==> flow/design.v <==
module incrementerby4(clk, en, rst, ld, ld_data, out);
    input clk, en, rst, ld;
    output reg [7:0] out;
    input [7:0] ld_data;
    always @(posedge clk) begin
        if (rst) begin
            out <= ld_data;
        end
        else if (ld) begin
            out <= ld_data;
        end 
        else if (en) begin
            out <= out + 4;
        end
    end
endmodule
module adder (a, b, out);
    input [7:0] a, b;
    output [7:0] out;
    assign out = a + b;    
endmodule
module adder12 (a, b, out);
    input [11:0] a, b;
    output [11:0] out;
    assign out = a + b;    
endmodule
module buffer_4 (clk, wr_en, wr_adr, wr_data, rd_adr, rd_data);
    parameter SIZE = 16;
    input clk, wr_en;
    input [7:0] wr_adr, rd_adr;
    input [31:0] wr_data;
    output [7:0] rd_data;
    reg [7:0] mem [0:SIZE-1];
    assign rd_data = mem[rd_adr];
    always @(posedge clk) begin
        if (wr_en) begin
            mem[wr_adr] <= wr_data[31 : 24];
            mem[wr_adr + 1] <= wr_data[23 : 16];
            mem[wr_adr + 2] <= wr_data[15 : 8];
            mem[wr_adr + 3] <= wr_data[7 : 0];
        end
    end
endmodule
module buffer_8 (clk, wr_en, wr_adr, wr_data, rd_adr, rd_data);
    parameter SIZE = 64;
    input clk, wr_en;
    input [7:0] wr_adr, rd_adr;
    input [31:0] wr_data;
    output [31:0] rd_data;
    reg [7:0] mem [0:SIZE-1];
    assign rd_data = {mem[rd_adr], mem[rd_adr + 1], mem[rd_adr + 2], mem[rd_adr + 3]};
    always @(posedge clk) begin
        if (wr_en) begin
            mem[wr_adr] <= wr_data[31 : 24];
            mem[wr_adr + 1] <= wr_data[23 : 16];
            mem[wr_adr + 2] <= wr_data[15 : 8];
            mem[wr_adr + 3] <= wr_data[7 : 0];
        end
    end
endmodule
module counter #(parameter MAX_COUNT = 16)(clk, rst, en, carry, count);
    input clk, rst, en;
    output reg carry;
    output reg [7:0] count;
    always @(posedge clk) begin
        if (rst) begin
            count <= 0;
        end
        else if (en) begin
            if (count == MAX_COUNT - 1) begin
                count <= 0;
            end
            else begin
                count <= count + 1;
            end
        end
    end
    assign carry = (count == MAX_COUNT - 1);
endmodule
module decoder (a, out);
    parameter N = 4;
    input [7:0] a;
    output reg [N-1:0] out;
    reg [N-1:0] i;
    always @(*) begin
        for (i = 0; i < N; i = i + 1) begin
            if (i == a) begin
                out[i] = 1;
            end
            else begin
                out[i] = 0;
            end
        end
    end
endmodule
module multiplier (a, b, out);
    input [7:0] a, b;
    wire [15:0] result;
    assign result = a * b;
    output [7:0] out;
    assign out = {result[15:8]};
endmodule
module mux2_1 (a, b, sel, out);
    input [7:0] a, b;
    input sel;
    output [7:0] out;
    assign out = sel ? a : b;
endmodule
module register1word(clk, en, rst, write_data, out);
    input clk, en, rst;
    input [11:0] write_data;
    output reg [11:0] out;
    always @(posedge clk) begin
        if (rst) begin
            out <= 0;
        end else if (en) begin
            out <= write_data;
        end
    end
endmodule
module register4word(clk, en, rst, addr, write_data, out);
    input clk, en, rst;
    input [7:0] addr;
    input [7:0] write_data;
    reg [7:0] data [0:3];
    output [31:0] out;
    always @(posedge clk) begin
        if (rst) begin
            data[0] <= 0;
            data[1] <= 0;
            data[2] <= 0;
            data[3] <= 0;
        end 
        else if (en) begin
            data[addr] <= write_data;
        end
    end
    assign out = {data[0], data[1], data[2], data[3]};
endmodule
module mac (clk, rst, rst_acc, acc_en, img_pixel, filter_value, out);
    input clk, rst, rst_acc, acc_en;
    input [7:0] img_pixel, filter_value;
    output [7:0] out;
    wire [11:0] acc_out, acc_in;
    wire [7:0] mult_res;
    multiplier mult(img_pixel, filter_value, mult_res);
    adder12 addr4({4'b0000, mult_res}, acc_out, acc_in);
    register1word acc(clk, acc_en, rst | rst_acc, acc_in, acc_out);
    assign out = acc_out[11:4];
endmodule
module PE (clk, rst, rst_acc, rst_res_reg, res_buffer_en, acc_en,
           img_pixel, filter_value, res_index, out);
    input clk, rst, rst_acc, rst_res_reg, acc_en, res_buffer_en;
    input [7:0] img_pixel, filter_value, res_index;
    output [31:0] out;
    wire [7:0] mac_out;
    mac mac1 (clk, rst, rst_acc, acc_en, img_pixel, filter_value, mac_out);
    register4word res_buffer(clk, res_buffer_en, rst | rst_res_reg, res_index, mac_out, out);
endmodule
module controller(clk, reset, start, co_cntr16_img, co_cntr4_filter, co_cntr_filters,
                 co_cntr43, co_row_cntr, co_col_cntr, co_cntr16, co_cntr_reg4, co_cntr13, cntr43_res,
                 rst, rst_acc, rst_res_reg, mem_en, cntr16_img_en, cntr_filters_en, cntr4_filter_en, wr_file, adr_sel, mem_offset_sel, filter_wr_en,
                 img_wr_en, row_cntr_en, col_cntr_en, cntr43_en, cntr16_en, img_slice_en, acc_en, cntr_reg4_en, res_buffer_en,
                 cntr13_en, inc_en, inc_ld, done);
    input clk, reset, start;
    output reg rst, mem_en, cntr16_img_en, cntr_filters_en, cntr4_filter_en, adr_sel, filter_wr_en, wr_file;
    output reg img_wr_en, row_cntr_en, col_cntr_en, cntr43_en, cntr16_en, img_slice_en, acc_en, cntr_reg4_en, res_buffer_en;
    output reg cntr13_en, inc_en, inc_ld, done, rst_acc, rst_res_reg;
    output reg[1:0] mem_offset_sel;
    input co_cntr16_img, co_cntr4_filter, co_cntr_filters, co_cntr43, co_row_cntr, co_col_cntr, co_cntr16, co_cntr_reg4, co_cntr13;
    input [7:0] cntr43_res;
    reg[3:0] ns;
    reg[3:0] ps;
    always @(*) begin
        case(ps)
            4'b0000:   ns <= ~start ? 4'b0000 : 4'b0001;
            4'b0001:   ns <= start ? 4'b0001 : 4'b0010;
            4'b0010:   ns <= ~co_cntr4_filter ? 4'b0010 : 4'b1011;
            4'b1011:   ns <= ~co_cntr_filters ? 4'b0010 : 4'b0011;
            4'b0011:   ns <= ~co_cntr16_img ? 4'b0011 : 4'b0100;
            4'b0100:   ns <= ~co_row_cntr ? 4'b0100 : 4'b0101;
            4'b0101:   ns <= ~co_cntr16 ? 4'b0101 : 4'b0110;
            4'b0110 :  ns <= (cntr43_res == 42 || co_cntr_reg4) ? 4'b0111 : 4'b1010;
            4'b0111 : ns <= co_cntr43 ? 4'b1001 : 4'b1010;
            4'b1010 : ns <= ~co_cntr13 ? 4'b0100 : 4'b1000;
            4'b1000 : ns <= 4'b0011; 
            4'b1001: ns <= 4'b0000;
            default: ns <= 4'b0000;
        endcase
    end
    always @(*) begin
        {rst, mem_en, cntr16_img_en, cntr_filters_en, cntr4_filter_en, adr_sel, filter_wr_en,
        img_wr_en, row_cntr_en, col_cntr_en, cntr43_en, cntr16_en, img_slice_en, acc_en,
        cntr_reg4_en, res_buffer_en, cntr13_en, inc_en, inc_ld, done, mem_offset_sel, wr_file, rst_acc, rst_res_reg} = 0;
        case(ps)
            4'b0001:begin  rst = 1; inc_ld = 1;   end
            4'b0010: begin cntr4_filter_en = 1; adr_sel = 1; filter_wr_en = 1; mem_offset_sel = 0; end
            4'b0011 : begin  cntr16_img_en = 1; img_wr_en = 1; mem_offset_sel = 1;  end
            4'b1011: begin cntr_filters_en = 1; end
            4'b0100: begin row_cntr_en = 1; img_slice_en = 1; end
            4'b0101: begin acc_en = 1; cntr16_en = 1; end
            4'b0110: begin cntr_reg4_en = 1; res_buffer_en = 1; rst_acc = 1;end
            4'b0111: begin mem_en = 1; cntr43_en = 1; mem_offset_sel = 2; rst_res_reg = 1; end
            4'b1010: begin col_cntr_en = 1; cntr13_en = 1; end
            4'b1000: begin inc_en = 1; end
            4'b1001: begin done = 1; wr_file = 1; end
        endcase
    end
    always @(posedge clk) begin
         if (reset)
             ps <= 4'b0000;
         else
             ps <= ns;
     end
endmodule
module datapath(clk, rst, x, y, z, rst_acc, rst_res_reg, mem_en, cntr16_img_en, cntr_filters_en,
          cntr4_filter_en, filter_wr_en, img_wr_en, cntr43_en, row_cntr_en,
          col_cntr_en, cntr16_en, img_slice_en, acc_en, cntr_reg4_en, res_buffer_en, cntr13_en,
          inc_en, inc_ld, wr_file, adr_sel, mem_offset_sel, co_cntr16_img,
          co_cntr4_filter, co_cntr_filters, co_cntr43, co_row_cntr, co_col_cntr, co_cntr16, co_cntr_reg4, co_cntr13, cntr43_res,
          mem_rd_adr, mem_rd_data, out_we, out_adr, out_data);
    parameter NUM_FILTERS = 4;
    input clk, rst, mem_en, cntr16_img_en, cntr_filters_en, cntr4_filter_en, adr_sel, filter_wr_en, wr_file;
    input img_wr_en, row_cntr_en, col_cntr_en, cntr43_en, cntr16_en, img_slice_en, acc_en, cntr_reg4_en, res_buffer_en;
    input cntr13_en, inc_en, inc_ld, rst_acc, rst_res_reg;
    input [1:0] mem_offset_sel;
    input [7:0] x,y,z;
    output co_cntr16_img, co_cntr4_filter, co_cntr_filters, co_cntr43, co_row_cntr, co_col_cntr, co_cntr16, co_cntr_reg4, co_cntr13;
    output [7:0] cntr43_res;
    output [7:0] mem_rd_adr;
    input [31:0] mem_rd_data;
    output out_we;
    output [7:0] out_adr;
    output [32*NUM_FILTERS-1:0] out_data;
    wire[NUM_FILTERS - 1: 0] filters_wr_en;
    wire [7:0] mem_wr_adr, mem_offset_out, cntr4_filter_res, cntr16_img_res, mem_cntr_res;
    wire [7:0] img_rd_adr, row_cntr_res, col_cntr_res, cntr16_res, img_slice_rd_data;
    wire [7:0] mult_res, cntr_reg4_res, cntr13_res, x_offset;
    wire [31:0] img_rd_data;
    wire [7:0] filters_rd_data[0:NUM_FILTERS-1], filter_adr, cntr_filters_res, mem_filter_adr;
    assign out_we = mem_en;
    assign out_adr = mem_wr_adr;
    assign mem_offset_out = (mem_offset_sel == 0) ? y :
                            (mem_offset_sel == 1) ? x_offset :
                            (mem_offset_sel == 2) ? z : 0;
    counter #(NUM_FILTERS) cntr_filters(clk, rst, cntr_filters_en, co_cntr_filters, cntr_filters_res);
    decoder #(NUM_FILTERS) dcdr(cntr_filters_res, filters_wr_en);
    counter #(4) cntr4_filter (clk, rst, cntr4_filter_en, co_cntr4_filter, cntr4_filter_res);
    counter #(16) cntr16_img (clk, rst, cntr16_img_en, co_cntr16_img, cntr16_img_res);
    mux2_1 mux(mem_filter_adr, cntr16_img_res, adr_sel, mem_cntr_res);
    adder addr1(mem_offset_out, mem_cntr_res, mem_rd_adr);
    adder addr5(cntr4_filter_res, cntr_filters_res << 2, mem_filter_adr);
    genvar i;
    generate
        for (i = 0; i < NUM_FILTERS; i = i + 1) begin : gen_filters
            buffer_4 filter_buffer(clk, filters_wr_en[i] & filter_wr_en, cntr4_filter_res << 2, mem_rd_data, cntr16_res, filters_rd_data[i]);
            PE pe(clk, rst, rst_acc, rst_res_reg, res_buffer_en, acc_en,
                  img_slice_rd_data, filters_rd_data[i], cntr_reg4_res, out_data[32*i +: 32]);
        end
    endgenerate
    buffer_8 img_buffer(clk, img_wr_en, cntr16_img_res << 2, mem_rd_data, img_rd_adr, img_rd_data);
    counter #(43) cntr43 (clk, rst, cntr43_en, co_cntr43, cntr43_res);
    adder addr2(cntr43_res, mem_offset_out, mem_wr_adr);
    counter #(4) row_cntr (clk, rst, row_cntr_en, co_row_cntr, row_cntr_res);
    counter #(13) col_cntr (clk, rst, col_cntr_en, co_col_cntr, col_cntr_res);
    adder addr3(row_cntr_res << 4, col_cntr_res, img_rd_adr);
    counter #(16) cntr16 (clk, rst, cntr16_en, co_cntr16, cntr16_res);
    buffer_4 img_slice(clk, img_slice_en, row_cntr_res << 2, img_rd_data, cntr16_res, img_slice_rd_data);
    counter #(4) cntr_reg4 (clk, rst, cntr_reg4_en, co_cntr_reg4, cntr_reg4_res);
    counter #(13) cntr13 (clk, rst, cntr13_en, co_cntr13, cntr13_res);
    incrementerby4 inc(clk, inc_en, rst, inc_ld, x, x_offset);
endmodule
module convolution(clk, reset, start, x, y, z, done, mem_rd_adr, mem_rd_data, out_we, out_adr, out_data);
    parameter NUM_FILTERS = 4;
    input clk, reset, start;
    output [7:0] mem_rd_adr;
    input [31:0] mem_rd_data;
    output out_we;
    output [7:0] out_adr;
    output [32*NUM_FILTERS-1:0] out_data;
    input [7:0] x, y, z;
    output done;
    wire rst, rst_acc, mem_en, cntr16_img_en, cntr_filters_en, cntr4_filter_en, adr_sel, filter_wr_en, rst_res_reg;
    wire img_wr_en, row_cntr_en, col_cntr_en, cntr43_en, cntr16_en, img_slice_en, acc_en, cntr_reg4_en, res_buffer_en;
    wire cntr13_en, inc_en, inc_ld, wr_file;
    wire [1:0] mem_offset_sel;
    wire co_cntr16_img, co_cntr4_filter, co_cntr_filters, co_cntr43, co_row_cntr, co_col_cntr, co_cntr16, co_cntr_reg4, co_cntr13;
    wire [7:0] cntr43_res;
    datapath #(NUM_FILTERS) dp(clk, rst, x, y, z, rst_acc, rst_res_reg, mem_en, cntr16_img_en, cntr_filters_en, cntr4_filter_en, filter_wr_en, img_wr_en, cntr43_en, row_cntr_en,
          col_cntr_en, cntr16_en, img_slice_en, acc_en, cntr_reg4_en, res_buffer_en, cntr13_en,
          inc_en, inc_ld, wr_file, adr_sel, mem_offset_sel, co_cntr16_img,
          co_cntr4_filter, co_cntr_filters, co_cntr43, co_row_cntr, co_col_cntr, co_cntr16, co_cntr_reg4, co_cntr13, cntr43_res,
          mem_rd_adr, mem_rd_data, out_we, out_adr, out_data);
    controller cu(clk, reset, start, co_cntr16_img, co_cntr4_filter, co_cntr_filters, co_cntr43, co_row_cntr, co_col_cntr,
                 co_cntr16, co_cntr_reg4, co_cntr13, cntr43_res,
                 rst, rst_acc, rst_res_reg, mem_en, cntr16_img_en, cntr_filters_en, cntr4_filter_en, wr_file, adr_sel, mem_offset_sel, filter_wr_en,
                 img_wr_en, row_cntr_en, col_cntr_en, cntr43_en, cntr16_en, img_slice_en, acc_en, cntr_reg4_en, res_buffer_en,
                 cntr13_en, inc_en, inc_ld, done);
endmodule
* Reports on convolution
Tool output for the design above, in the order of the flow. Lines are those of the file above, counted from 1. Library cell names are shortened. The mark - stands for no value.
Set-up: top module convolution, clock port clk, standard-cell library sky130hd, library corner tt_025C_1v80

* Word-level counts
Counts by Yosys on the flattened word-level netlist (proc, flatten, opt, wreduce; memories kept). Print and check cells are left out. Memory sizes are those after Yosys's memory passes, which may raise the word count (mostly to a power of two), join words into wider ones and drop unused or constant bits.
Cells by class: bitwise operators 6, order comparisons 0, equal/unequal tests 24, multipliers 4, reduce/logical cells 9, add/sub/neg operators 30, multiplexer cells 121, shift-type cells 0, div/mod/pow operators 0
Operators with widths (number):
- multiplier 8 x 8 -> 16 bit | 4
- two-way mux 8 bit | 52
- two-way mux 4 bit | 34
- adder 8 x 1 -> 8 bit with constant B | 9
- adder 8 x 12 -> 12 bit | 4
- case mux 4 bit (select 11 bit) | 1
- equality test 8 x 2 -> 1 bit with constant B | 4
- equality test 8 x 4 -> 1 bit with constant B | 4
- OR reduction 8 bit | 4
- adder 6 x 2 -> 6 bit with constant B | 4
- adder 8 bit | 3
- two-way mux 6 bit | 4
- two-way mux 1 bit | 20
- two-way mux 2 bit | 9
- equality test 2 x 8 -> 1 bit with constant A | 2
- adder 4 x 2 -> 4 bit with constant B | 4
- equality test 4 x 3 -> 1 bit with constant B | 4
- equality test 4 bit with constant B | 3
- adder 6 x 1 -> 6 bit with constant B | 2
- equality test 1 x 8 -> 1 bit with constant A | 1
- adder 4 x 1 -> 4 bit with constant B | 2
- equality test 4 x 2 -> 1 bit with constant B | 2
- adder 8 x 3 -> 8 bit with constant B | 1
- equality test 8 x 6 -> 1 bit with constant B | 1
- zero test 8 bit | 1
- adder 6 bit | 1
- AND 1 bit | 4
- equality test 4 x 1 -> 1 bit with constant B | 1
Not listed: further kinds 8, cells in them 9.
Bit counts: output and inout port bits 146, register bits 132, input port bits 59, memories kept 11, RAM bits 1280, word-level cells 220, bits in latches 0, ROM bits 400
Memories:
- dp.img_buffer.mem | depth 64, bits a word 8, line 50 | reg [7:0] mem [0:SIZE-1];
- (name not given) | depth 16, bits a word 25, line 195 | case(ps)
- dp.gen_filters[0].filter_buffer.mem | depth 16, bits a word 8, line 33 | reg [7:0] mem [0:SIZE-1];
- dp.gen_filters[1].filter_buffer.mem | depth 16, bits a word 8, line 33
- dp.gen_filters[2].filter_buffer.mem | depth 16, bits a word 8, line 33
- dp.gen_filters[3].filter_buffer.mem | depth 16, bits a word 8, line 33
Memories not listed: 5.

* Longest topological paths
Depth = most cells in a row (Yosys ltp): at word level without a register or memory, in the mapped netlist without a sequential cell, where the memories' decode and read muxes count.
Depth: word-level depth 5, ABC_AREA 0, mapped depth 39, mapped depth without buffers 32

* After synthesis
Source: synth_stat.txt of the flow (Yosys; design flattened, memories mapped). It holds for the ABC_AREA given above (unset counts as 0); a run with the other value may have another netlist.
Cells by type:
- edfxtp_1 | number 1288, total area 3.87E+04 um^2
- mux4_2 | number 806, total area 1.82E+04 um^2
- fa_1 | number 147, total area 2.94E+03 um^2
- dfxtp_1 | number 139, total area 2.78E+03 um^2
- ha_1 | number 213, total area 2.67E+03 um^2
- nor2_1 | number 386, total area 1448.89 um^2
- mux2i_1 | number 81, total area 810.778 um^2
- inv_1 | number 211, total area 792.01 um^2
- xnor2_1 | number 90, total area 788.256 um^2
- nand2_1 | number 203, total area 761.981 um^2
- clkbuf_1 | number 185, total area 694.416 um^2
- and2_1 | number 103, total area 644.368 um^2
- xor2_1 | number 60, total area 525.504 um^2
- a21oi_1 | number 95, total area 475.456 um^2
- and3_1 | number 63, total area 394.128 um^2
- or2_2 | number 50, total area 312.8 um^2
- nand3_1 | number 59, total area 295.283 um^2
- o21ai_0 | number 58, total area 290.278 um^2
Not listed: further types 53, cells in them 401.
Mapped netlist: sequential area 41459.8 um^2, chip area (Yosys) 76140.5 um^2, flip-flop cells 1427, cells in the netlist 4638
By module: a second synthesis without flattening, with its own total; a netlist apart from the flattened one above.
Second synthesis, totals: cell total of the unflattened synthesis 11758, area (unflattened synthesis) 118486.1 um^2
Rows give one instance, submodules left out.
Modules:
- buffer_8 | sequential area 15374.7 um^2, cells 4854, area 48886.9 um^2, instances 1
- buffer_4 | sequential area 3843.7 um^2, cells 911, area 9241.4 um^2, instances 5
- multiplier | sequential area 0.0 um^2, cells 237, area 2023.2 um^2, instances 4
- register4word | sequential area 960.9 um^2, cells 74, area 1260.0 um^2, instances 4
- adder12 | sequential area 0.0 um^2, cells 59, area 503.0 um^2, instances 4
- register1word | sequential area 240.2 um^2, cells 38, area 420.4 um^2, instances 4
- counter #(MAX_COUNT=4) | sequential area 160.2 um^2, cells 41, area 374.1 um^2, instances 4
- adder | sequential area 0.0 um^2, cells 42, area 331.6 um^2, instances 4
- controller | sequential area 300.3 um^2, cells 90, area 935.9 um^2, instances 1
- counter #(MAX_COUNT=13) | sequential area 160.2 um^2, cells 41, area 385.4 um^2, instances 2
- counter #(MAX_COUNT=16) | sequential area 160.2 um^2, cells 42, area 385.4 um^2, instances 2
- incrementerby4 | sequential area 240.2 um^2, cells 33, area 394.1 um^2, instances 1
- counter #(MAX_COUNT=43) | sequential area 160.2 um^2, cells 41, area 384.1 um^2, instances 1
- datapath #(NUM_FILTERS=4) | sequential area 0.0 um^2, cells 26, area 234.0 um^2, instances 1
Modules not listed: 5.

* Path before layout
OpenSTA on the mapped netlist: ideal clock, no wires. The path of least setup slack (recovery checks aside). Input and output delay are each 20% of the period. Register names are those of the netlist, which keeps one name where synthesis merged equal registers.
Timing path post-synthesis: path type reg2reg, start register (no name shown), end register dp.gen_filters[3].pe.mac1.acc.out[8], slack 0.889 ns, path delay 8.111 ns, library setup time 0.128 ns, launch time at the first pin 0.000 ns, stages on the path 38, period 9.0 ns, arrival 7.983 ns, data required time 8.872 ns, synthesis period reached 8.111 ns
"path delay" is the arrival time less input delay plus setup time. "stages on the path": output pins that drive a net of the path, with the launching flip-flop's if there is one; two outputs of one cell count as two. "synthesis period reached" is the clock period less the worst setup slack; recovery checks do not enter. This is arithmetic on one report: input and output delays are still those of the set period (20% each).
On the way, post-synthesis: cells stage by stage dfxtp_1 buf_6 buf_6 buf_6 buf_6 buf_2 buf_2 mux4_2 nand2_1 nand2_1 o21ai_1 clkbuf_1 nor2_1 fa_1 inv_1 fa_1 fa_1 fa_1 [2 not listed] nand3_1 or4_1 a2111o_1 nand2_1 a21oi_1 xnor2_1 ha_1 inv_1 fa_1 nor2b_1 o21ai_0 a21boi_0 o21ai_0 a21boi_0 o21ai_0 a21oi_1 xnor2_1 nor2_1
Ends and longest elaborated chain, post-synthesis:
- end: assignment | line 115 | out <= 0;
- end: assignment | line 117 | out <= write_data;
- end: declaration | line 112 | output reg [11:0] out;
No chain of elaborated cells between the ends is given.

* Path in the finished layout
From the final timing report of run 1: the path of least setup slack in the routed layout; clock arrival at registers is part of the times.
Timing path post-layout: path type reg2reg, start register (no name shown), end register dp.gen_filters[3].pe.mac1.acc.out[10], data required time 9.65 ns, launch time at the first pin 0.80 ns, period 9.0 ns, library setup time 0.15 ns, arrival 8.75 ns, stages on the path 33, slack 0.90 ns
On the way, post-layout: cells stage by stage dfxtp_4 buf_4 mux4_2 nand2_1 nand2_1 o21ai_2 buf_4 nor2_1 fa_1 ha_1 inv_1 fa_1 fa_1 inv_1 ha_1 nand3_1 or4_1 a2111o_1 nand2_1 a21oi_1 xnor2_1 ha_1 inv_1 fa_1 nor2b_1 o21ai_0 a21boi_0 o21ai_0 a21boi_0 o21ai_0 a21oi_1 xnor2_1 nor2_1
Ends and longest elaborated chain, post-layout:
- end: assignment | line 115 | out <= 0;
- end: assignment | line 117 | out <= write_data;
- end: declaration | line 112 | output reg [11:0] out;
No chain of elaborated cells between the ends is given.

Wiki page: convolution / flow data

Record of 5 stored runs of the RTL-to-layout flow on convolution, platform sky130hd. The runs are unordered. Constraints: input delay and output delay 20% of the set period each, output load 0.01 pF.
"achieved period" is the run's clock period less its worst setup slack. It is reckoned from that one timing run; input and output delays stay at 20% of the period that was set.
"allowed time less slack (worst setup path)" = time allowed to the worst setup path (clock period - input delay - output delay, where it has them) - its slack; a late launch clock adds to it, a late capture clock takes from it.
"total power of the final layout" rests on the timing tool's default activity at the inputs, not on a simulated workload.

* Run 1 | settings: period_ns 9.0; CAP_MARGIN 20; CORE_MARGIN 2; CORE_UTILIZATION 40; SLEW_MARGIN 20 | results: worst slack on setup checks 0.903 ns; standard-cell area of the final layout 86965.9 um^2; worst hold slack in the final report 0.494 ns; achieved period 8.097 ns; chip area in the Yosys report 76140.5 um^2; total negative slack on setup checks 0.000 ns; utilization of the finished layout 0.459; allowed time less slack (worst setup path) 8.10 ns; critical path kind reg2reg; overall die area 193855.0 um^2; total power of the final layout 14167 uW
* Run 2 | settings: CAP_MARGIN 0; CORE_MARGIN 9; CORE_UTILIZATION 43; CTS_CLUSTER_DIAMETER 149; CTS_CLUSTER_SIZE 77; GPL_TIMING_DRIVEN 1; HOLD_SLACK_MARGIN 0.28; MAX_ROUTING_LAYER met4; MIN_ROUTING_LAYER met1; SETUP_SLACK_MARGIN 2.71; period_ns 10.5; SLEW_MARGIN 20 | results: worst slack on setup checks 3.061 ns; standard-cell area of the final layout 83556.4 um^2; worst hold slack in the final report 0.515 ns; achieved period 7.439 ns; chip area in the Yosys report 76140.5 um^2; total negative slack on setup checks 0.000 ns; utilization of the finished layout 0.474; allowed time less slack (worst setup path) 7.44 ns; critical path kind reg2reg; overall die area 192545.0 um^2; total power of the final layout 9043 uW
* Run 3 | settings: GPL_TIMING_DRIVEN 0; PLACE_DENSITY 0.77; period_ns 8.6; CAP_MARGIN 20; CORE_MARGIN 2; CORE_UTILIZATION 40; SLEW_MARGIN 20 | results: worst slack on setup checks 0.342 ns; standard-cell area of the final layout 88566.2 um^2; worst hold slack in the final report 0.494 ns; achieved period 8.258 ns; chip area in the Yosys report 76140.5 um^2; total negative slack on setup checks 0.000 ns; utilization of the finished layout 0.467; allowed time less slack (worst setup path) 8.26 ns; critical path kind reg2reg; overall die area 193855.0 um^2; total power of the final layout 14419 uW
* Run 4 | settings: ABC_AREA 1; CELL_PAD_IN_SITES_DETAIL_PLACEMENT 2; CELL_PAD_IN_SITES_GLOBAL_PLACEMENT 2; CORE_UTILIZATION 69; MAX_ROUTING_LAYER met5; SLEW_MARGIN 30; TNS_END_PERCENT 15; period_ns 9.33; CAP_MARGIN 20; CORE_MARGIN 2 | incomplete, placement halted on GPL-0301
* Run 5 | settings: ABC_AREA 1; CAP_MARGIN 0; CELL_PAD_IN_SITES_DETAIL_PLACEMENT 2; CORE_ASPECT_RATIO 1.1; CORE_MARGIN 9; CORE_UTILIZATION 43; CTS_CLUSTER_DIAMETER 149; CTS_CLUSTER_SIZE 72; GPL_TIMING_DRIVEN 1; HOLD_SLACK_MARGIN 0.28; MAX_ROUTING_LAYER met4; MIN_ROUTING_LAYER met1; SETUP_SLACK_MARGIN 2.2; period_ns 10.5; SLEW_MARGIN 20 | results: worst slack on setup checks -0.464 ns; standard-cell area of the final layout 84487.3 um^2; worst hold slack in the final report 0.473 ns; achieved period 10.964 ns; chip area in the Yosys report 77162.8 um^2; total negative slack on setup checks -1.101 ns; utilization of the finished layout 0.475; allowed time less slack (worst setup path) 10.96 ns; critical path kind reg2reg; overall die area 195040.0 um^2; total power of the final layout 9914 uW
